==> flow/design.v <==
package rv32_pkg;
  typedef logic [31:0] u32;
  typedef enum logic [3:0] {
    ALU_ADD, ALU_SUB, ALU_AND, ALU_OR, ALU_XOR,
    ALU_SLT, ALU_SLTU, ALU_SLL, ALU_SRL, ALU_SRA
  } alu_op_e;
  typedef enum logic [2:0] {WB_NONE, WB_ALU, WB_MEM, WB_PC4, WB_IMM} wb_sel_e;
  typedef struct packed {
    logic valid;
    u32 pc;
    u32 instr;
    logic [4:0] rs1, rs2, rd;
    u32 rs1_val, rs2_val;
    u32 imm;
    logic regwrite;
    wb_sel_e wb_sel;
    logic memread;
    logic memwrite;
    logic [1:0] mem_size;  
    logic mem_sign;  
    logic is_branch;
    logic is_jal;
    logic is_jalr;
    logic [2:0] br_funct3;
    alu_op_e alu_op;
    logic alu_src_imm;  
  } idex_t;
  typedef struct packed {
    logic valid;
    u32 pc;
    u32 pc4;
    u32 alu_y;
    u32 rs2_fwd;  
    logic [4:0] rd;
    logic regwrite;
    wb_sel_e wb_sel;
    logic memread;
    logic memwrite;
    logic [1:0] mem_size;
    logic mem_sign;
    logic took_branch;
    u32 br_target;
  } exmem_t;
  typedef struct packed {
    logic valid;
    u32 pc4;
    u32 alu_y;
    u32 mem_rdata;
    logic [4:0] rd;
    logic regwrite;
    wb_sel_e wb_sel;
  } memwb_t;
endpackage
module rv32_alu (
  input rv32_pkg::alu_op_e op,
  input logic [31:0] a,
  input logic [31:0] b,
  output logic [31:0] y
);
  logic signed [31:0] as, bs;
  always_comb begin
    as = $signed(a);
    bs = $signed(b);
    y = 32'd0;
    unique case (op)
      rv32_pkg::ALU_ADD : y = a + b;
      rv32_pkg::ALU_SUB : y = a - b;
      rv32_pkg::ALU_AND : y = a & b;
      rv32_pkg::ALU_OR  : y = a | b;
      rv32_pkg::ALU_XOR : y = a ^ b;
      rv32_pkg::ALU_SLT : y = (as < bs) ? 32'd1 : 32'd0;
      rv32_pkg::ALU_SLTU: y = (a  < b ) ? 32'd1 : 32'd0;
      rv32_pkg::ALU_SLL : y = a << b[4:0];
      rv32_pkg::ALU_SRL : y = a >> b[4:0];
      rv32_pkg::ALU_SRA : y = as >>> b[4:0];
      default : y = 32'd0;
    endcase
  end
endmodule
module rv32_branch_unit (
  input logic is_branch,
  input logic [2:0] br_funct3,
  input logic is_jal,
  input logic is_jalr,
  input logic [31:0] pc,
  input logic [31:0] rs1,
  input logic [31:0] rs2,
  input logic [31:0] imm,
  output logic took,
  output logic [31:0] target
);
  logic signed [31:0] rs1s, rs2s;
  always_comb begin
    rs1s = $signed(rs1);
    rs2s = $signed(rs2);
    took = 1'b0;
    target = pc + 32'd4;
    if (is_jal) begin
      took = 1'b1;
      target = pc + imm;
    end else if (is_jalr) begin
      took = 1'b1;
      target = (rs1 + imm) & 32'hFFFF_FFFE;  
    end else if (is_branch) begin
      unique case (br_funct3)
        3'b000: took = (rs1 == rs2);  
        3'b001: took = (rs1 != rs2);  
        3'b100: took = (rs1s < rs2s);  
        3'b101: took = (rs1s >= rs2s);  
        3'b110: took = (rs1 < rs2);  
        3'b111: took = (rs1 >= rs2);  
        default: took = 1'b0;
      endcase
      target = pc + imm;
    end
  end
endmodule
module rv32_decode (
  input logic [31:0] instr,
  output logic regwrite,
  output rv32_pkg::wb_sel_e wb_sel,
  output logic memread,
  output logic memwrite,
  output logic [1:0] mem_size,  
  output logic mem_sign,  
  output rv32_pkg::alu_op_e alu_op,
  output logic alu_src_imm,
  output logic is_branch,
  output logic [2:0] br_funct3,
  output logic is_jal,
  output logic is_jalr,
  output logic [31:0] imm
);
  logic [6:0] opcode;
  logic [2:0] funct3;
  logic [6:0] funct7;
  function automatic logic [31:0] imm_i(input logic [31:0] i);
    imm_i = {{20{i[31]}}, i[31:20]};
  endfunction
  function automatic logic [31:0] imm_s(input logic [31:0] i);
    imm_s = {{20{i[31]}}, i[31:25], i[11:7]};
  endfunction
  function automatic logic [31:0] imm_b(input logic [31:0] i);
    imm_b = {{19{i[31]}}, i[31], i[7], i[30:25], i[11:8], 1'b0};
  endfunction
  function automatic logic [31:0] imm_u(input logic [31:0] i);
    imm_u = {i[31:12], 12'b0};
  endfunction
  function automatic logic [31:0] imm_j(input logic [31:0] i);
    imm_j = {{11{i[31]}}, i[31], i[19:12], i[20], i[30:21], 1'b0};
  endfunction
  always_comb begin
    opcode = instr[6:0];
    funct3 = instr[14:12];
    funct7 = instr[31:25];
    regwrite = 1'b0;
    wb_sel = rv32_pkg::WB_NONE;
    memread = 1'b0;
    memwrite = 1'b0;
    mem_size = 2'd2;  
    mem_sign = 1'b1;
    alu_op = rv32_pkg::ALU_ADD;
    alu_src_imm = 1'b0;
    is_branch = 1'b0;
    br_funct3 = funct3;
    is_jal = 1'b0;
    is_jalr = 1'b0;
    imm = 32'd0;
    unique case (opcode)
      7'b0110111: begin
        regwrite = 1'b1;
        wb_sel = rv32_pkg::WB_ALU;  
        alu_op = rv32_pkg::ALU_ADD;
        alu_src_imm = 1'b1;
        imm = imm_u(instr);
      end
      7'b0010111: begin
        regwrite = 1'b1;
        wb_sel = rv32_pkg::WB_ALU;  
        alu_op = rv32_pkg::ALU_ADD;
        alu_src_imm = 1'b1;
        imm = imm_u(instr);
      end
      7'b1101111: begin
        regwrite = 1'b1;
        wb_sel = rv32_pkg::WB_PC4;
        is_jal = 1'b1;
        imm = imm_j(instr);
      end
      7'b1100111: begin
        regwrite = 1'b1;
        wb_sel = rv32_pkg::WB_PC4;
        is_jalr = 1'b1;
        alu_op = rv32_pkg::ALU_ADD;
        alu_src_imm = 1'b1;
        imm = imm_i(instr);
      end
      7'b1100011: begin
        is_branch = 1'b1;
        br_funct3 = funct3;
        imm = imm_b(instr);
      end
      7'b0000011: begin
        regwrite = 1'b1;
        wb_sel = rv32_pkg::WB_MEM;
        memread = 1'b1;
        alu_op = rv32_pkg::ALU_ADD;
        alu_src_imm = 1'b1;
        imm = imm_i(instr);
        unique case (funct3)
          3'b000: begin mem_size = 2'd0; mem_sign = 1'b1; end  
          3'b001: begin mem_size = 2'd1; mem_sign = 1'b1; end  
          3'b010: begin mem_size = 2'd2; mem_sign = 1'b1; end  
          3'b100: begin mem_size = 2'd0; mem_sign = 1'b0; end  
          3'b101: begin mem_size = 2'd1; mem_sign = 1'b0; end  
          default: begin
            regwrite = 1'b0; memread = 1'b0; wb_sel = rv32_pkg::WB_NONE;
          end
        endcase
      end
      7'b0100011: begin
        memwrite = 1'b1;
        alu_op = rv32_pkg::ALU_ADD;
        alu_src_imm = 1'b1;
        imm = imm_s(instr);
        unique case (funct3)
          3'b000: mem_size = 2'd0;  
          3'b001: mem_size = 2'd1;  
          3'b010: mem_size = 2'd2;  
          default: begin
            memwrite = 1'b0;
          end
        endcase
      end
      7'b0010011: begin
        regwrite = 1'b1;
        wb_sel = rv32_pkg::WB_ALU;
        alu_src_imm = 1'b1;
        imm = imm_i(instr);
        unique case (funct3)
          3'b000: alu_op = rv32_pkg::ALU_ADD;  
          3'b010: alu_op = rv32_pkg::ALU_SLT;  
          3'b011: alu_op = rv32_pkg::ALU_SLTU;  
          3'b100: alu_op = rv32_pkg::ALU_XOR;  
          3'b110: alu_op = rv32_pkg::ALU_OR;  
          3'b111: alu_op = rv32_pkg::ALU_AND;  
          3'b001: alu_op = rv32_pkg::ALU_SLL;  
          3'b101: begin
            alu_op = (instr[30] == 1'b1) ? rv32_pkg::ALU_SRA : rv32_pkg::ALU_SRL;
          end
          default: begin
            regwrite = 1'b0; wb_sel = rv32_pkg::WB_NONE;
          end
        endcase
      end
      7'b0110011: begin
        regwrite = 1'b1;
        wb_sel = rv32_pkg::WB_ALU;
        alu_src_imm = 1'b0;
        unique case (funct3)
          3'b000: alu_op = (funct7 == 7'b0100000) ? rv32_pkg::ALU_SUB : rv32_pkg::ALU_ADD;
          3'b001: alu_op = rv32_pkg::ALU_SLL;
          3'b010: alu_op = rv32_pkg::ALU_SLT;
          3'b011: alu_op = rv32_pkg::ALU_SLTU;
          3'b100: alu_op = rv32_pkg::ALU_XOR;
          3'b101: alu_op = (funct7 == 7'b0100000) ? rv32_pkg::ALU_SRA : rv32_pkg::ALU_SRL;
          3'b110: alu_op = rv32_pkg::ALU_OR;
          3'b111: alu_op = rv32_pkg::ALU_AND;
          default: begin
            regwrite = 1'b0; wb_sel = rv32_pkg::WB_NONE;
          end
        endcase
      end
      default: begin
      end
    endcase
  end
endmodule
module rv32_forward (
  input logic [4:0] idex_rs1,
  input logic [4:0] idex_rs2,
  input logic exmem_regwrite,
  input logic [4:0] exmem_rd,
  input logic memwb_regwrite,
  input logic [4:0] memwb_rd,
  output logic [1:0] fwd_a_sel,
  output logic [1:0] fwd_b_sel
);
  always_comb begin
    fwd_a_sel = 2'b00;
    fwd_b_sel = 2'b00;
    if (exmem_regwrite && (exmem_rd != 5'd0) && (exmem_rd == idex_rs1)) fwd_a_sel = 2'b01;
    else if (memwb_regwrite && (memwb_rd != 5'd0) && (memwb_rd == idex_rs1)) fwd_a_sel = 2'b10;
    if (exmem_regwrite && (exmem_rd != 5'd0) && (exmem_rd == idex_rs2)) fwd_b_sel = 2'b01;
    else if (memwb_regwrite && (memwb_rd != 5'd0) && (memwb_rd == idex_rs2)) fwd_b_sel = 2'b10;
  end
endmodule
module rv32_hazard (
  input logic ifid_valid,
  input logic idex_valid,
  input logic idex_memread,
  input logic [4:0] ifid_rs1,
  input logic [4:0] ifid_rs2,
  input logic [4:0] idex_rd,
  output logic stall_if,
  output logic stall_id
);
  logic hazard;
  always_comb begin
    hazard = 1'b0;
    if (ifid_valid && idex_valid && idex_memread && (idex_rd != 5'd0)) begin
      if ((idex_rd == ifid_rs1) || (idex_rd == ifid_rs2)) hazard = 1'b1;
    end
    stall_if = hazard;
    stall_id = hazard;
  end
endmodule
module rv32_memmap (
  input logic [31:0] addr,
  output logic is_mmio,
  output logic mmio_we,
  output logic [31:0] mmio_addr
);
  always_comb begin
    is_mmio = 1'b0;
    mmio_we = 1'b0;
    mmio_addr = addr;
    if (addr[31:28] == 4'hF) begin
      is_mmio = 1'b1;
      mmio_we = 1'b0;
    end
  end
endmodule
module rv32_regfile (
  input logic clk,
  input logic rst_n,
  input logic [4:0] raddr1,
  input logic [4:0] raddr2,
  output logic [31:0] rdata1,
  output logic [31:0] rdata2,
  input logic we,
  input logic [4:0] waddr,
  input logic [31:0] wdata
);
  logic [31:0] regs [31:0];
  always_ff @(posedge clk) begin
    if (!rst_n) begin
    end else begin
      if (we && (waddr != 5'd0)) regs[waddr] <= wdata;
      regs[5'd0] <= 32'd0;
    end
  end
  always_comb begin
    rdata1 = (raddr1 == 5'd0) ? 32'd0 : regs[raddr1];
    rdata2 = (raddr2 == 5'd0) ? 32'd0 : regs[raddr2];
  end
endmodule
module rv32_core (
  input logic clk,
  input logic rst_n,
  output logic [31:0] imem_addr,
  input logic [31:0] imem_rdata,
  output logic dmem_valid,
  output logic dmem_we,
  output logic [31:0] dmem_addr,
  output logic [31:0] dmem_wdata,
  output logic [3:0] dmem_wstrb,
  input logic dmem_ready,
  input logic [31:0] dmem_rdata,
  output logic mmio_we,
  output logic [31:0] mmio_addr,
  output logic [31:0] mmio_wdata,
  input logic [31:0] mmio_rdata
);
  logic [31:0] pc_q, pc_d;
  logic [31:0] if_pc4;
  logic [31:0] if_instr;
  logic ifid_valid_q, ifid_valid_d;
  logic [31:0] ifid_pc_q, ifid_pc_d;
  logic [31:0] ifid_instr_q, ifid_instr_d;
  rv32_pkg::idex_t idex_q;
  rv32_pkg::idex_t idex_d;
  rv32_pkg::exmem_t exmem_q;
  rv32_pkg::exmem_t exmem_d;
  rv32_pkg::memwb_t memwb_q;
  rv32_pkg::memwb_t memwb_d;
  logic [4:0] rs1, rs2, rd;
  logic [31:0] rs1_val, rs2_val;
  logic dec_regwrite, dec_memread, dec_memwrite;
  logic [1:0] dec_mem_size;
  logic dec_mem_sign;
  rv32_pkg::wb_sel_e dec_wb_sel;
  rv32_pkg::alu_op_e dec_alu_op;
  logic dec_alu_src_imm;
  logic dec_is_branch, dec_is_jal, dec_is_jalr;
  logic [2:0] dec_br_funct3;
  logic [31:0] dec_imm;
  logic stall_if, stall_id;
  logic flush_ifid, flush_idex;
  logic [1:0] fwd_a_sel, fwd_b_sel;  
  logic [31:0] ex_op_a, ex_op_b, ex_op_b_raw;
  logic [31:0] alu_y;
  logic took_branch;
  logic [31:0] br_target;
  logic [31:0] pc_next_seq;
  logic [31:0] wb_data;
  assign imem_addr = pc_q;
  assign if_instr = imem_rdata;
  assign if_pc4 = pc_q + 32'd4;
  assign pc_next_seq = if_pc4;
  assign rs1 = ifid_instr_q[19:15];
  assign rs2 = ifid_instr_q[24:20];
  assign rd = ifid_instr_q[11:7];
  logic [31:0] rf_rdata1, rf_rdata2;
  rv32_regfile u_rf (
    .clk(clk), .rst_n(rst_n),
    .raddr1(rs1), .raddr2(rs2),
    .rdata1(rf_rdata1), .rdata2(rf_rdata2),
    .we(memwb_q.regwrite && memwb_q.valid && !stall_mem),
    .waddr(memwb_q.rd),
    .wdata(wb_data)
  );
  assign rs1_val = (memwb_q.regwrite && memwb_q.valid && (memwb_q.rd != 5'd0) && (memwb_q.rd == rs1)) ? wb_data : rf_rdata1;
  assign rs2_val = (memwb_q.regwrite && memwb_q.valid && (memwb_q.rd != 5'd0) && (memwb_q.rd == rs2)) ? wb_data : rf_rdata2;
  rv32_decode u_dec (
    .instr(ifid_instr_q),
    .regwrite(dec_regwrite),
    .wb_sel(dec_wb_sel),
    .memread(dec_memread),
    .memwrite(dec_memwrite),
    .mem_size(dec_mem_size),
    .mem_sign(dec_mem_sign),
    .alu_op(dec_alu_op),
    .alu_src_imm(dec_alu_src_imm),
    .is_branch(dec_is_branch),
    .br_funct3(dec_br_funct3),
    .is_jal(dec_is_jal),
    .is_jalr(dec_is_jalr),
    .imm(dec_imm)
  );
  rv32_hazard u_haz (
    .ifid_valid(ifid_valid_q),
    .idex_valid(idex_q.valid),
    .idex_memread(idex_q.memread),
    .ifid_rs1(rs1),
    .ifid_rs2(rs2),
    .idex_rd(idex_q.rd),
    .stall_if(stall_if),
    .stall_id(stall_id)
  );
  rv32_forward u_fwd (
    .idex_rs1(idex_q.rs1),
    .idex_rs2(idex_q.rs2),
    .exmem_regwrite(exmem_q.regwrite && exmem_q.valid),
    .exmem_rd(exmem_q.rd),
    .memwb_regwrite(memwb_q.regwrite && memwb_q.valid),
    .memwb_rd(memwb_q.rd),
    .fwd_a_sel(fwd_a_sel),
    .fwd_b_sel(fwd_b_sel)
  );
  always_comb begin
    flush_ifid = took_branch;
    flush_idex = took_branch;
  end
  always_comb begin
    idex_d = '0;
    idex_d.valid = ifid_valid_q && !flush_idex && !stall_id;
    idex_d.pc = ifid_pc_q;
    idex_d.instr = ifid_instr_q;
    idex_d.rs1 = rs1;
    idex_d.rs2 = rs2;
    idex_d.rd = rd;
    idex_d.rs1_val = rs1_val;
    idex_d.rs2_val = rs2_val;
    idex_d.imm = dec_imm;
    idex_d.regwrite = dec_regwrite;
    idex_d.wb_sel = dec_wb_sel;
    idex_d.memread = dec_memread;
    idex_d.memwrite = dec_memwrite;
    idex_d.mem_size = dec_mem_size;
    idex_d.mem_sign = dec_mem_sign;
    idex_d.is_branch = dec_is_branch;
    idex_d.br_funct3 = dec_br_funct3;
    idex_d.is_jal = dec_is_jal;
    idex_d.is_jalr = dec_is_jalr;
    idex_d.alu_op = dec_alu_op;
    idex_d.alu_src_imm = dec_alu_src_imm;
    if (stall_id) begin
      idex_d = '0;
    end
  end
  logic [6:0] ex_opcode;
  assign ex_opcode = idex_q.instr[6:0];
  always_comb begin
    ex_op_a = idex_q.rs1_val;
    ex_op_b_raw = idex_q.rs2_val;
    case (fwd_a_sel)
      2'b01: ex_op_a = exmem_q.alu_y;
      2'b10: ex_op_a = wb_data;
      default:   ;
    endcase
    case (fwd_b_sel)
      2'b01: ex_op_b_raw = exmem_q.alu_y;
      2'b10: ex_op_b_raw = wb_data;
      default:   ;
    endcase
    if (ex_opcode == 7'b0110111) begin
      ex_op_a = 32'd0;
    end else if (ex_opcode == 7'b0010111) begin
      ex_op_a = idex_q.pc;
    end
  end
  assign ex_op_b = (idex_q.alu_src_imm) ? idex_q.imm : ex_op_b_raw;
  rv32_alu u_alu (
    .op(idex_q.alu_op),
    .a(ex_op_a),
    .b(ex_op_b),
    .y(alu_y)
  );
  rv32_branch_unit u_bru (
    .is_branch(idex_q.is_branch && idex_q.valid),
    .br_funct3(idex_q.br_funct3),
    .is_jal(idex_q.is_jal && idex_q.valid),
    .is_jalr(idex_q.is_jalr && idex_q.valid),
    .pc(idex_q.pc),
    .rs1(ex_op_a),
    .rs2(ex_op_b_raw),
    .imm(idex_q.imm),
    .took(took_branch),
    .target(br_target)
  );
  always_comb begin
    pc_d = pc_q;
    if (!stall_if) begin
      pc_d = took_branch ? br_target : pc_next_seq;
    end
  end
  always_comb begin
    exmem_d = '0;
    exmem_d.valid = idex_q.valid;
    exmem_d.pc4 = idex_q.pc + 32'd4;
    exmem_d.alu_y = alu_y;
    exmem_d.rs2_fwd = ex_op_b_raw;
    exmem_d.rd = idex_q.rd;
    exmem_d.regwrite = idex_q.regwrite;
    exmem_d.wb_sel = idex_q.wb_sel;
    exmem_d.memread = idex_q.memread;
    exmem_d.memwrite = idex_q.memwrite;
    exmem_d.mem_size = idex_q.mem_size;
    exmem_d.mem_sign = idex_q.mem_sign;
    exmem_d.took_branch = took_branch;
    exmem_d.br_target = br_target;
  end
  logic mem_is_mmio, mem_mmio_we_unused;
  logic mem_rd, mem_wr;
  logic stall_mem;
  logic [3:0] mem_strb;
  logic [31:0] mem_wdata, mem_raw, mem_shifted, mem_load;
  rv32_memmap u_mm (
    .addr(exmem_q.alu_y),
    .is_mmio(mem_is_mmio),
    .mmio_we(mem_mmio_we_unused),
    .mmio_addr(mmio_addr)
  );
  assign mem_rd = exmem_q.valid && exmem_q.memread;
  assign mem_wr = exmem_q.valid && exmem_q.memwrite;
  always_comb begin
    unique case (exmem_q.mem_size)
      2'd0: begin
        mem_wdata = {4{exmem_q.rs2_fwd[7:0]}};
        mem_strb = 4'b0001 << exmem_q.alu_y[1:0];
      end
      2'd1: begin
        mem_wdata = {2{exmem_q.rs2_fwd[15:0]}};
        mem_strb = exmem_q.alu_y[1] ? 4'b1100 : 4'b0011;
      end
      default: begin
        mem_wdata = exmem_q.rs2_fwd;
        mem_strb = 4'b1111;
      end
    endcase
  end
  assign dmem_valid = (mem_rd || mem_wr) && !mem_is_mmio;
  assign dmem_we = mem_wr && !mem_is_mmio;
  assign dmem_addr = exmem_q.alu_y;
  assign dmem_wdata = mem_wdata;
  assign dmem_wstrb = mem_strb;
  assign mmio_we = mem_wr && mem_is_mmio;
  assign mmio_wdata = mem_wdata;
  assign stall_mem = dmem_valid && !dmem_ready;
  always_comb begin
    mem_raw = mem_is_mmio ? mmio_rdata : dmem_rdata;
    mem_shifted = mem_raw >> {exmem_q.alu_y[1:0], 3'b000};
    unique case (exmem_q.mem_size)
      2'd0: mem_load = {{24{exmem_q.mem_sign & mem_shifted[7]}}, mem_shifted[7:0]};
      2'd1: mem_load = {{16{exmem_q.mem_sign & mem_shifted[15]}}, mem_shifted[15:0]};
      default: mem_load = mem_shifted;
    endcase
  end
  always_comb begin
    memwb_d = '0;
    memwb_d.valid = exmem_q.valid;
    memwb_d.pc4 = exmem_q.pc4;
    memwb_d.alu_y = exmem_q.alu_y;
    memwb_d.mem_rdata = mem_load;
    memwb_d.rd = exmem_q.rd;
    memwb_d.regwrite = exmem_q.regwrite;
    memwb_d.wb_sel = exmem_q.wb_sel;
  end
  always_comb begin
    wb_data = 32'd0;
    unique case (memwb_q.wb_sel)
      rv32_pkg::WB_ALU: wb_data = memwb_q.alu_y;
      rv32_pkg::WB_MEM: wb_data = memwb_q.mem_rdata;
      rv32_pkg::WB_PC4: wb_data = memwb_q.pc4;
      rv32_pkg::WB_IMM: wb_data = memwb_q.alu_y;
      default: wb_data = 32'd0;
    endcase
  end
  always_ff @(posedge clk) begin
    if (!rst_n) begin
      pc_q <= 32'd0;
      ifid_valid_q <= 1'b0;
      ifid_pc_q <= 32'd0;
      ifid_instr_q <= 32'd0;
      idex_q <= '0;
      exmem_q <= '0;
      memwb_q <= '0;
    end else if (!stall_mem) begin
      pc_q <= pc_d;
      if (!stall_if) begin
        ifid_valid_q <= 1'b1;
        ifid_pc_q <= pc_q;
        ifid_instr_q <= if_instr;
      end
      if (flush_ifid) begin
        ifid_valid_q <= 1'b0;
      end
      idex_q <= idex_d;
      exmem_q <= exmem_d;
      memwb_q <= memwb_d;
    end
  end
endmodule
--- tool output ---
* Tool chain data of rv32_core
Tool output for the design above before and after an edit, in the order of the flow.
"original" refers to lines of the RTL above, "edited" to lines of the edited file.
"difference": "edited" minus "original" as printed here. "relative change": 100 x difference / "original".
Cell names lack the library's common part.
A cell with -- has no value.
- Top :: rv32_core
- Clock port :: clk
- Standard-cell library :: sky130hd
- Timing corner :: tt_025C_1v80

* Edit of the RTL
Unified diff, file above to edited file.
This change comes from a script, not from a designer. The edited design behaves differently; no optimisation was intended.
#+begin_src diff
@@ -627,5 +627,5 @@
       exmem_q <= '0;
       memwb_q <= '0;
-    end else if (!stall_mem) begin
+    end else begin
       pc_q <= pc_d;
       if (!stall_if) begin
#+end_src

* Elaborated design
Yosys after proc, flatten, opt, wreduce and memory -nomap, before mapping. Print and check cells are not counted.
Memory sizes are those after Yosys's memory passes, which may raise the word count (mostly to a power of two), join words into wider ones and drop unused or constant bits.
** Cells by class
- add/sub/neg operators :: original 6, edited 6, difference 0, relative change 0.00%
- order comparisons :: original 6, edited 6, difference 0, relative change 0.00%
- equality and inequality tests :: original 54, edited 53, difference -1, relative change -1.85%
- shifts and indexed selects :: original 5, edited 5, difference 0, relative change 0.00%
- muxes and demuxes :: original 72, edited 67, difference -5, relative change -6.94%
- bitwise logic cells :: original 7, edited 8, difference +1, relative change +14.29%
- reductions and logical operators :: original 57, edited 59, difference +2, relative change +3.51%
** Operators by type and width
- 1-bit two-way mux :: original 27, edited 23, difference -4, relative change -14.81%
- 2-bit OR reduction :: original 7, edited 9, difference +2, relative change +28.57%
- 2-bit AND reduction :: original 2, edited 0, difference -2, relative change -100.00%
- 3-bit OR reduction :: original 2, edited 4, difference +2, relative change +100.00%
- 1-bit inverter :: original 2, edited 3, difference +1, relative change +50.00%
- 196-bit two-way mux :: original 1, edited 0, difference -1, relative change -100.00%
- 2-bit by 1-bit != test with 1-bit output with constant B :: original 1, edited 0, difference -1, relative change -100.00%
Operator kinds equal on both sides are left out: 56.
** Bit counts
- flip-flop bits (word level) :: original 543, edited 543, difference 0, relative change 0.00%
- RAM bits :: original 1024, edited 1024, difference 0, relative change 0.00%
- word width x clocked read ports :: original 64, edited 64, difference 0, relative change 0.00%
- memories kept :: original 1, edited 1, difference 0, relative change 0.00%
- input port bits :: original 99, edited 99, difference 0, relative change 0.00%
- output and inout bits :: original 167, edited 167, difference 0, relative change 0.00%
** Memories
- shape (words x width / read and write ports) :: original u_rf.regs 32 x 32 bit 2R2W, edited u_rf.regs 32 x 32 bit 2R2W

* Logic depth
Yosys ltp: most cells in a row. Word level: on the elaborated netlist, between registers, memories and ports. Mapped: between sequential cells and ports; inverters and the memories' decode and read muxes count.
** Depth
- word-level depth :: original 18, edited 17, difference -1, relative change -5.56%
- ABC_AREA :: original 0, edited 0
- gate-level depth with buffers :: original 25, edited 26, difference +1, relative change +4.00%
- gate-level depth less buffers :: original 21, edited 20, difference -1, relative change -4.76%

* Mapped cells and area
The flow's flattened synthesis, as Yosys stat reports it; memories are mapped. The netlist is that of the ABC_AREA named above (0 if unset); the other value can give another one.
** Synthesis totals
- cell count :: original 7022, edited 6407, difference -615, relative change -8.76%
- mapped area (um^2) :: original 83857.9, edited 81285.5, difference -2572.4, relative change -3.07%
- sequential part of the area (um^2) :: original 40278.6, edited 40278.6, difference 0.0, relative change 0.00%
- flip-flop cells :: original 1516, edited 1516, difference 0, relative change 0.00%
- buffers :: original 644, edited 564, difference -80, relative change -12.42%
** Cell types
- nand2_1 :: original 644, edited 387, difference -257, relative change -39.91%
- a22oi_1 :: original 201, edited 26, difference -175, relative change -87.06%
- a21oi_1 :: original 493, edited 362, difference -131, relative change -26.57%
- clkbuf_1 :: original 403, edited 310, difference -93, relative change -23.08%
- and2_1 :: original 30, edited 122, difference +92, relative change +306.67%
- mux2i_1 :: original 150, edited 238, difference +88, relative change +58.67%
- and3_1 :: original 24, edited 94, difference +70, relative change +291.67%
- o22ai_1 :: original 105, edited 40, difference -65, relative change -61.90%
- a211oi_1 :: original 117, edited 56, difference -61, relative change -52.14%
- o21ai_0 :: original 241, edited 189, difference -52, relative change -21.58%
- inv_1 :: original 184, edited 145, difference -39, relative change -21.20%
- a22o_1 :: original 4, edited 33, difference +29, relative change +725.00%
- nor3_1 :: original 115, edited 134, difference +19, relative change +16.52%
- buf_1 :: original 83, edited 94, difference +11, relative change +13.25%
- o311ai_1 :: original 20, edited 9, difference -11, relative change -55.00%
- o31a_1 :: original 5, edited 15, difference +10, relative change +200.00%
- nor2_1 :: original 549, edited 540, difference -9, relative change -1.64%
- a31oi_1 :: original 83, edited 74, difference -9, relative change -10.84%
Cell types equal on both sides are left out: 14.
Not every row of either side is listed.
By module: a second synthesis without flattening, with its own total; a netlist apart from the flattened one above.
** Unflattened totals
- cells (unflattened synthesis) :: original 7809, edited 6973, difference -836, relative change -10.71%
- area (unflattened synthesis) (um^2) :: original 87451.4, edited 83805.4, difference -3646.0, relative change -4.17%
Each row is one instance without its submodules.
** Modules, original
- rv32_regfile :: times used 1, cells 2609, area 47814.6 um^2, seq. area 30429.2 um^2
- rv32_core :: times used 1, cells 3034, area 24820.1 um^2, seq. area 9709.3 um^2
- rv32_alu :: times used 1, cells 1236, area 8141.6 um^2, seq. area 0.0 um^2
- rv32_branch_unit :: times used 1, cells 733, area 5183.7 um^2, seq. area 0.0 um^2
- rv32_decode :: times used 1, cells 110, area 837.1 um^2, seq. area 0.0 um^2
- rv32_memmap :: times used 1, cells 35, area 260.2 um^2, seq. area 0.0 um^2
- rv32_forward :: times used 1, cells 34, area 257.7 um^2, seq. area 0.0 um^2
- rv32_hazard :: times used 1, cells 18, area 136.4 um^2, seq. area 0.0 um^2
** Modules, edited
- rv32_regfile :: times used 1, cells 2609, area 47743.3 um^2, seq. area 30429.2 um^2
- rv32_core :: times used 1, cells 2202, area 21359.2 um^2, seq. area 9709.3 um^2
- rv32_alu :: times used 1, cells 1236, area 8141.6 um^2, seq. area 0.0 um^2
- rv32_branch_unit :: times used 1, cells 733, area 5183.7 um^2, seq. area 0.0 um^2
- rv32_decode :: times used 1, cells 106, area 723.2 um^2, seq. area 0.0 um^2
- rv32_memmap :: times used 1, cells 35, area 260.2 um^2, seq. area 0.0 um^2
- rv32_forward :: times used 1, cells 34, area 257.7 um^2, seq. area 0.0 um^2
- rv32_hazard :: times used 1, cells 18, area 136.4 um^2, seq. area 0.0 um^2

* Path before layout
Path of least setup slack by OpenSTA after synthesis, without wires, with an ideal clock, recovery checks aside; 20% of the period is set as input and as output delay. Where synthesis merged equal registers, the netlist keeps one of their names.
** Timing after synthesis
- path kind :: original reg-to-reg, edited reg-to-reg
- start :: original register memwb_q, edited register memwb_q
- end :: original register exmem_q, edited register exmem_q
- clock period (ns) :: original 8.0, edited 8.0, difference 0.0, relative change 0.00%
- setup time (ns) :: original 0.127, edited 0.074, difference -0.053
- launch time at the first pin (ns) :: original 0.000, edited 0.000, difference 0.000
- data arrival time (ns) :: original 5.971, edited 5.856, difference -0.115, relative change -1.93%
- slack (ns) :: original 1.902, edited 2.070, difference +0.168
- delay of the path (ns) :: original 6.098, edited 5.930, difference -0.168, relative change -2.76%
- stages :: original 25, edited 22, difference -3, relative change -12.00%
- buffers on the path :: original 6, edited 5, difference -1, relative change -16.67%
- period reached after synthesis (ns) :: original 6.098, edited 5.93, difference -0.168, relative change -2.76%
"delay of the path" is the arrival time less input delay plus setup time.
"stages": output pins that drive a net of the path, with the launching flip-flop's if there is one; two outputs of one cell count as two.
"period reached after synthesis" is the clock period less the worst setup slack; recovery checks do not enter. This is arithmetic on one report: input and output delays are still those of the set period (20% each).
Where an end lacks its bit number, it is one bit of the signal, or one of the new flip-flops if synthesis recoded a state register.
Between the ends stands the longest chain of elaborated cells between them, by number of cells; it is not shown to be the way that was timed. Of several equally long chains one is given.
A line is the first line of the expression or statement that the cell stems from. Yosys adds cells for indexed reads and writes and turns some case tables into memories.
On the way, after synthesis, original:
- Cells stage by stage :: dfxtp_1 buf_2 clkbuf_1 mux2_2 a22oi_1 inv_1 nor4_1 o31ai_2 mux2i_4 buf_2 buf_1 clkbuf_1 ha_1 clkbuf_1 a21o_1 nand2_1 a311oi_1 a221oi_1 o311ai_1 a2111oi_0 nor3_1 o311a_1 o31a_1 o21ai_0 a31oi_1
- Cells in the longest elaborated chain :: 8
- Elaborated cells on any way between the ends :: 20
- Classes of those cells :: add/sub: 2; eq/ne: 4; shift: 3; mux: 7; logic: 3; reduce/logical: 1
** RTL lines, path after synthesis, original
- from (decl) :: RTL line 385 : rv32_pkg::memwb_t memwb_q;
- from (assign) :: RTL line 628 : memwb_q <= '0;
- from (assign) :: RTL line 641 : memwb_q <= memwb_d;
- 3-bit == test :: RTL line 612 : unique case (memwb_q.wb_sel)
- 2-bit OR reduction
- 32-bit case mux with 3-bit select :: RTL line 612
- 32-bit case mux with 2-bit select :: RTL line 497 : case (fwd_a_sel)
- 32-bit two-way mux :: RTL line 509 : end else if (ex_opcode == 7'b0010111) begin
- 32-bit two-way mux :: RTL line 507 : if (ex_opcode == 7'b0110111) begin
- 32-bit subtractor :: RTL line 67 : rv32_pkg::ALU_SUB : y = a - b;
- 32-bit case mux with 10-bit select :: RTL line 65 : unique case (op)
- to (assign) :: RTL line 627 : exmem_q <= '0;
- to (assign) :: RTL line 640 : exmem_q <= exmem_d;
- to (decl) :: RTL line 383 : rv32_pkg::exmem_t exmem_q;
Some nets on the timed path still bear RTL names; the line given drives or declares the net.
** Nets with RTL names, path after synthesis, original (RTL line)
- u_rf.wdata[3] :: 612
On the way, after synthesis, edited:
- Cells stage by stage :: dfxtp_1 buf_2 clkbuf_1 mux2_2 a22o_1 mux2i_1 o31a_1 clkbuf_1 clkbuf_1 clkbuf_1 ha_1 a211oi_1 a21oi_1 or4b_1 nand2_1 o31a_1 o31ai_1 a221o_1 a221o_1 a221oi_1 mux2_2 a31oi_1
- Cells in the longest elaborated chain :: 8
- Elaborated cells on any way between the ends :: 20
- Classes of those cells :: add/sub: 2; eq/ne: 4; shift: 3; mux: 7; logic: 3; reduce/logical: 1
** RTL lines, path after synthesis, edited
- from (decl) :: RTL line 385 : rv32_pkg::memwb_t memwb_q;
- from (assign) :: RTL line 628 : memwb_q <= '0;
- from (assign) :: RTL line 641 : memwb_q <= memwb_d;
- 3-bit == test :: RTL line 612 : unique case (memwb_q.wb_sel)
- 2-bit OR reduction
- 32-bit case mux with 3-bit select :: RTL line 612
- 32-bit case mux with 2-bit select :: RTL line 497 : case (fwd_a_sel)
- 32-bit two-way mux :: RTL line 509 : end else if (ex_opcode == 7'b0010111) begin
- 32-bit two-way mux :: RTL line 507 : if (ex_opcode == 7'b0110111) begin
- 32-bit subtractor :: RTL line 67 : rv32_pkg::ALU_SUB : y = a - b;
- 32-bit case mux with 10-bit select :: RTL line 65 : unique case (op)
- to (assign) :: RTL line 627 : exmem_q <= '0;
- to (assign) :: RTL line 640 : exmem_q <= exmem_d;
- to (decl) :: RTL line 383 : rv32_pkg::exmem_t exmem_q;
** Nets with RTL names, path after synthesis, edited (RTL line)
- u_rf.wdata[3] :: 612

* Timing after layout
From the final timing report of each run of pair 1: the path of least setup slack in the routed layout; clock arrival at registers is part of the times.
** Timing post-layout
- path kind :: original reg-to-reg, edited reg-to-reg
- start :: original register memwb_q, edited register memwb_q
- end :: original register pc_q[29], edited register pc_q[16]
- clock period (ns) :: original 8.0, edited 8.0, difference 0.0, relative change 0.00%
- setup time (ns) :: original 0.08, edited 0.14, difference +0.06
- launch time at the first pin (ns) :: original 0.82, edited 0.85, difference +0.03, relative change +3.66%
- data arrival time (ns) :: original 8.12, edited 7.89, difference -0.23, relative change -2.83%
- slack (ns) :: original 0.60, edited 0.82, difference +0.22
- stages :: original 21, edited 20, difference -1, relative change -4.76%
- buffers on the path :: original 1, edited 1, difference 0, relative change 0.00%
Where an end lacks its bit number, it is one bit of the signal, or one of the new flip-flops if synthesis recoded a state register.
Between the ends stands the longest chain of elaborated cells between them, by number of cells; it is not shown to be the way that was timed. Of several equally long chains one is given.
On the way, post-layout, original:
- Cells stage by stage :: dfxtp_1 xnor2_1 and2_1 nand3_2 buf_4 nor2_1 a21oi_1 o21ai_0 inv_1 ha_1 nand4_1 nor4_1 nand3_1 xnor2_1 a21oi_1 or4_1 or2_2 a21oi_1 nor2_1 a22oi_1 a41oi_1
- Cells in the longest elaborated chain :: 15
- Elaborated cells on any way between the ends :: 32
- Classes of those cells :: add/sub: 1; compare: 4; eq/ne: 8; mux: 15; reduce/logical: 4
** RTL lines, path post-layout, original
- from (decl) :: RTL line 385 : rv32_pkg::memwb_t memwb_q;
- from (assign) :: RTL line 628 : memwb_q <= '0;
- from (assign) :: RTL line 641 : memwb_q <= memwb_d;
- 5-bit nonzero test :: RTL line 293 : else if (memwb_regwrite && (memwb_rd != 5'd0) && (memwb_rd == idex_rs1)) fwd_a_sel = 2'b10;
- 1-bit logical AND x2 :: RTL line 293
- 2-bit two-way mux :: RTL line 293
- 2-bit two-way mux :: RTL line 292 : if (exmem_regwrite && (exmem_rd != 5'd0) && (exmem_rd == idex_rs1)) fwd_a_sel = 2'b01;
- 2-bit == test :: RTL line 497 : case (fwd_a_sel)
- 32-bit case mux with 2-bit select :: RTL line 497
- 32-bit two-way mux :: RTL line 509 : end else if (ex_opcode == 7'b0010111) begin
- 32-bit two-way mux :: RTL line 507 : if (ex_opcode == 7'b0110111) begin
- 32-bit greater-or-equal comparator :: RTL line 111 : 3'b111: took = (rs1 >= rs2);
- 1-bit case mux with 6-bit select :: RTL line 105 : unique case (br_funct3)
- 1-bit two-way mux :: RTL line 104 : end else if (is_branch) begin
- 1-bit two-way mux :: RTL line 101 : end else if (is_jalr) begin
- 1-bit two-way mux :: RTL line 98 : if (is_jal) begin
- 32-bit two-way mux :: RTL line 535
- to (assign) :: RTL line 622 : pc_q <= 32'd0;
- to (assign) :: RTL line 630 : pc_q <= pc_d;
- to (decl) :: RTL line 375 : logic [31:0] pc_q, pc_d;
On the way, post-layout, edited:
- Cells stage by stage :: dfxtp_1 or3_1 o311a_1 nand3_2 buf_4 mux2i_1 o21ai_0 inv_1 ha_1 a21o_1 a21oi_1 o211ai_1 a221oi_1 o211a_1 a31oi_1 a2111oi_0 and2_1 nor2_1 a221oi_1 nor2_1
- Cells in the longest elaborated chain :: 15
- Elaborated cells on any way between the ends :: 32
- Classes of those cells :: add/sub: 1; compare: 4; eq/ne: 8; mux: 15; reduce/logical: 4
** RTL lines, path post-layout, edited
- from (decl) :: RTL line 385 : rv32_pkg::memwb_t memwb_q;
- from (assign) :: RTL line 628 : memwb_q <= '0;
- from (assign) :: RTL line 641 : memwb_q <= memwb_d;
- 5-bit nonzero test :: RTL line 293 : else if (memwb_regwrite && (memwb_rd != 5'd0) && (memwb_rd == idex_rs1)) fwd_a_sel = 2'b10;
- 1-bit logical AND x2 :: RTL line 293
- 2-bit two-way mux :: RTL line 293
- 2-bit two-way mux :: RTL line 292 : if (exmem_regwrite && (exmem_rd != 5'd0) && (exmem_rd == idex_rs1)) fwd_a_sel = 2'b01;
- 2-bit == test :: RTL line 497 : case (fwd_a_sel)
- 32-bit case mux with 2-bit select :: RTL line 497
- 32-bit two-way mux :: RTL line 509 : end else if (ex_opcode == 7'b0010111) begin
- 32-bit two-way mux :: RTL line 507 : if (ex_opcode == 7'b0110111) begin
- 32-bit greater-or-equal comparator :: RTL line 111 : 3'b111: took = (rs1 >= rs2);
- 1-bit case mux with 6-bit select :: RTL line 105 : unique case (br_funct3)
- 1-bit two-way mux :: RTL line 104 : end else if (is_branch) begin
- 1-bit two-way mux :: RTL line 101 : end else if (is_jalr) begin
- 1-bit two-way mux :: RTL line 98 : if (is_jal) begin
- 32-bit two-way mux :: RTL line 535
- to (assign) :: RTL line 622 : pc_q <= 32'd0;
- to (assign) :: RTL line 630 : pc_q <= pc_d;
- to (decl) :: RTL line 375 : logic [31:0] pc_q, pc_d;

* Layout results
Runs of the flow (Yosys, OpenROAD) on both versions; the two runs of a pair have the same settings. The constraints put input and output delay at 20% of the set period each and load the outputs with 0.01 pF.
Settings, pair 1:
- CORE_UTILIZATION :: 40
- PLACE_DENSITY :: 0.6
- period_ns :: 8.0
- CAP_MARGIN :: 20
- CORE_MARGIN :: 2
- SLEW_MARGIN :: 20
** Final reports, pair 1
- chip area in the Yosys report (um^2) :: original 83857.9, edited 81285.5, difference -2572.4, relative change -3.07%
- overall die area (um^2) :: original 213324.0, edited 206834.0, difference -6490.0, relative change -3.04%
- standard-cell area of the final layout (um^2) :: original 95008.6, edited 92248.5, difference -2760.1, relative change -2.91%
- utilization of the finished layout (%) :: original 45.5, edited 45.6, difference +0.1
- setup slack of the worst path (ns) :: original 0.596, edited 0.819, difference +0.223
- setup total negative slack (ns) :: original 0.000, edited 0.000, difference 0.000
- worst hold slack in the final report (ns) :: original 0.447, edited 0.423, difference -0.024
- total power of the final layout (mW) :: original 18.915, edited 18.330, difference -0.585, relative change -3.09%
- clock period reached (ns) :: original 7.404, edited 7.181, difference -0.223, relative change -3.01%
Settings, pair 2:
- CORE_MARGIN :: 3
- CORE_UTILIZATION :: 51
- CTS_CLUSTER_DIAMETER :: 74
- CTS_CLUSTER_SIZE :: 55
- GPL_ROUTABILITY_DRIVEN :: 0
- MAX_ROUTING_LAYER :: met4
- MIN_ROUTING_LAYER :: met1
- PLACE_DENSITY_LB_ADDON :: 0.12
- SETUP_SLACK_MARGIN :: -0.4
- period_ns :: 11.0
- CAP_MARGIN :: 20
- SLEW_MARGIN :: 20
** Final reports, pair 2
- chip area in the Yosys report (um^2) :: original 83857.9, edited 81285.5, difference -2572.4, relative change -3.07%
- overall die area (um^2) :: original 169328.0, edited 164211.0, difference -5117.0, relative change -3.02%
- standard-cell area of the final layout (um^2) :: original 92187.2, edited 89173.0, difference -3014.2, relative change -3.27%
- utilization of the finished layout (%) :: original 56.5, edited 56.7, difference +0.2
- setup slack of the worst path (ns) :: original 3.108, edited 3.478, difference +0.370
- setup total negative slack (ns) :: original 0.000, edited 0.000, difference 0.000
- worst hold slack in the final report (ns) :: original 0.455, edited 0.440, difference -0.015
- total power of the final layout (mW) :: original 12.395, edited 11.905, difference -0.490, relative change -3.95%
- clock period reached (ns) :: original 7.892, edited 7.522, difference -0.370, relative change -4.69%
"clock period reached" means the clock period less the worst setup slack. The figure is calculated, with input and output delays left at 20% of the set period.
"total power of the final layout": no workload was simulated; the value follows from the tool's default switching activity.
--- end ---
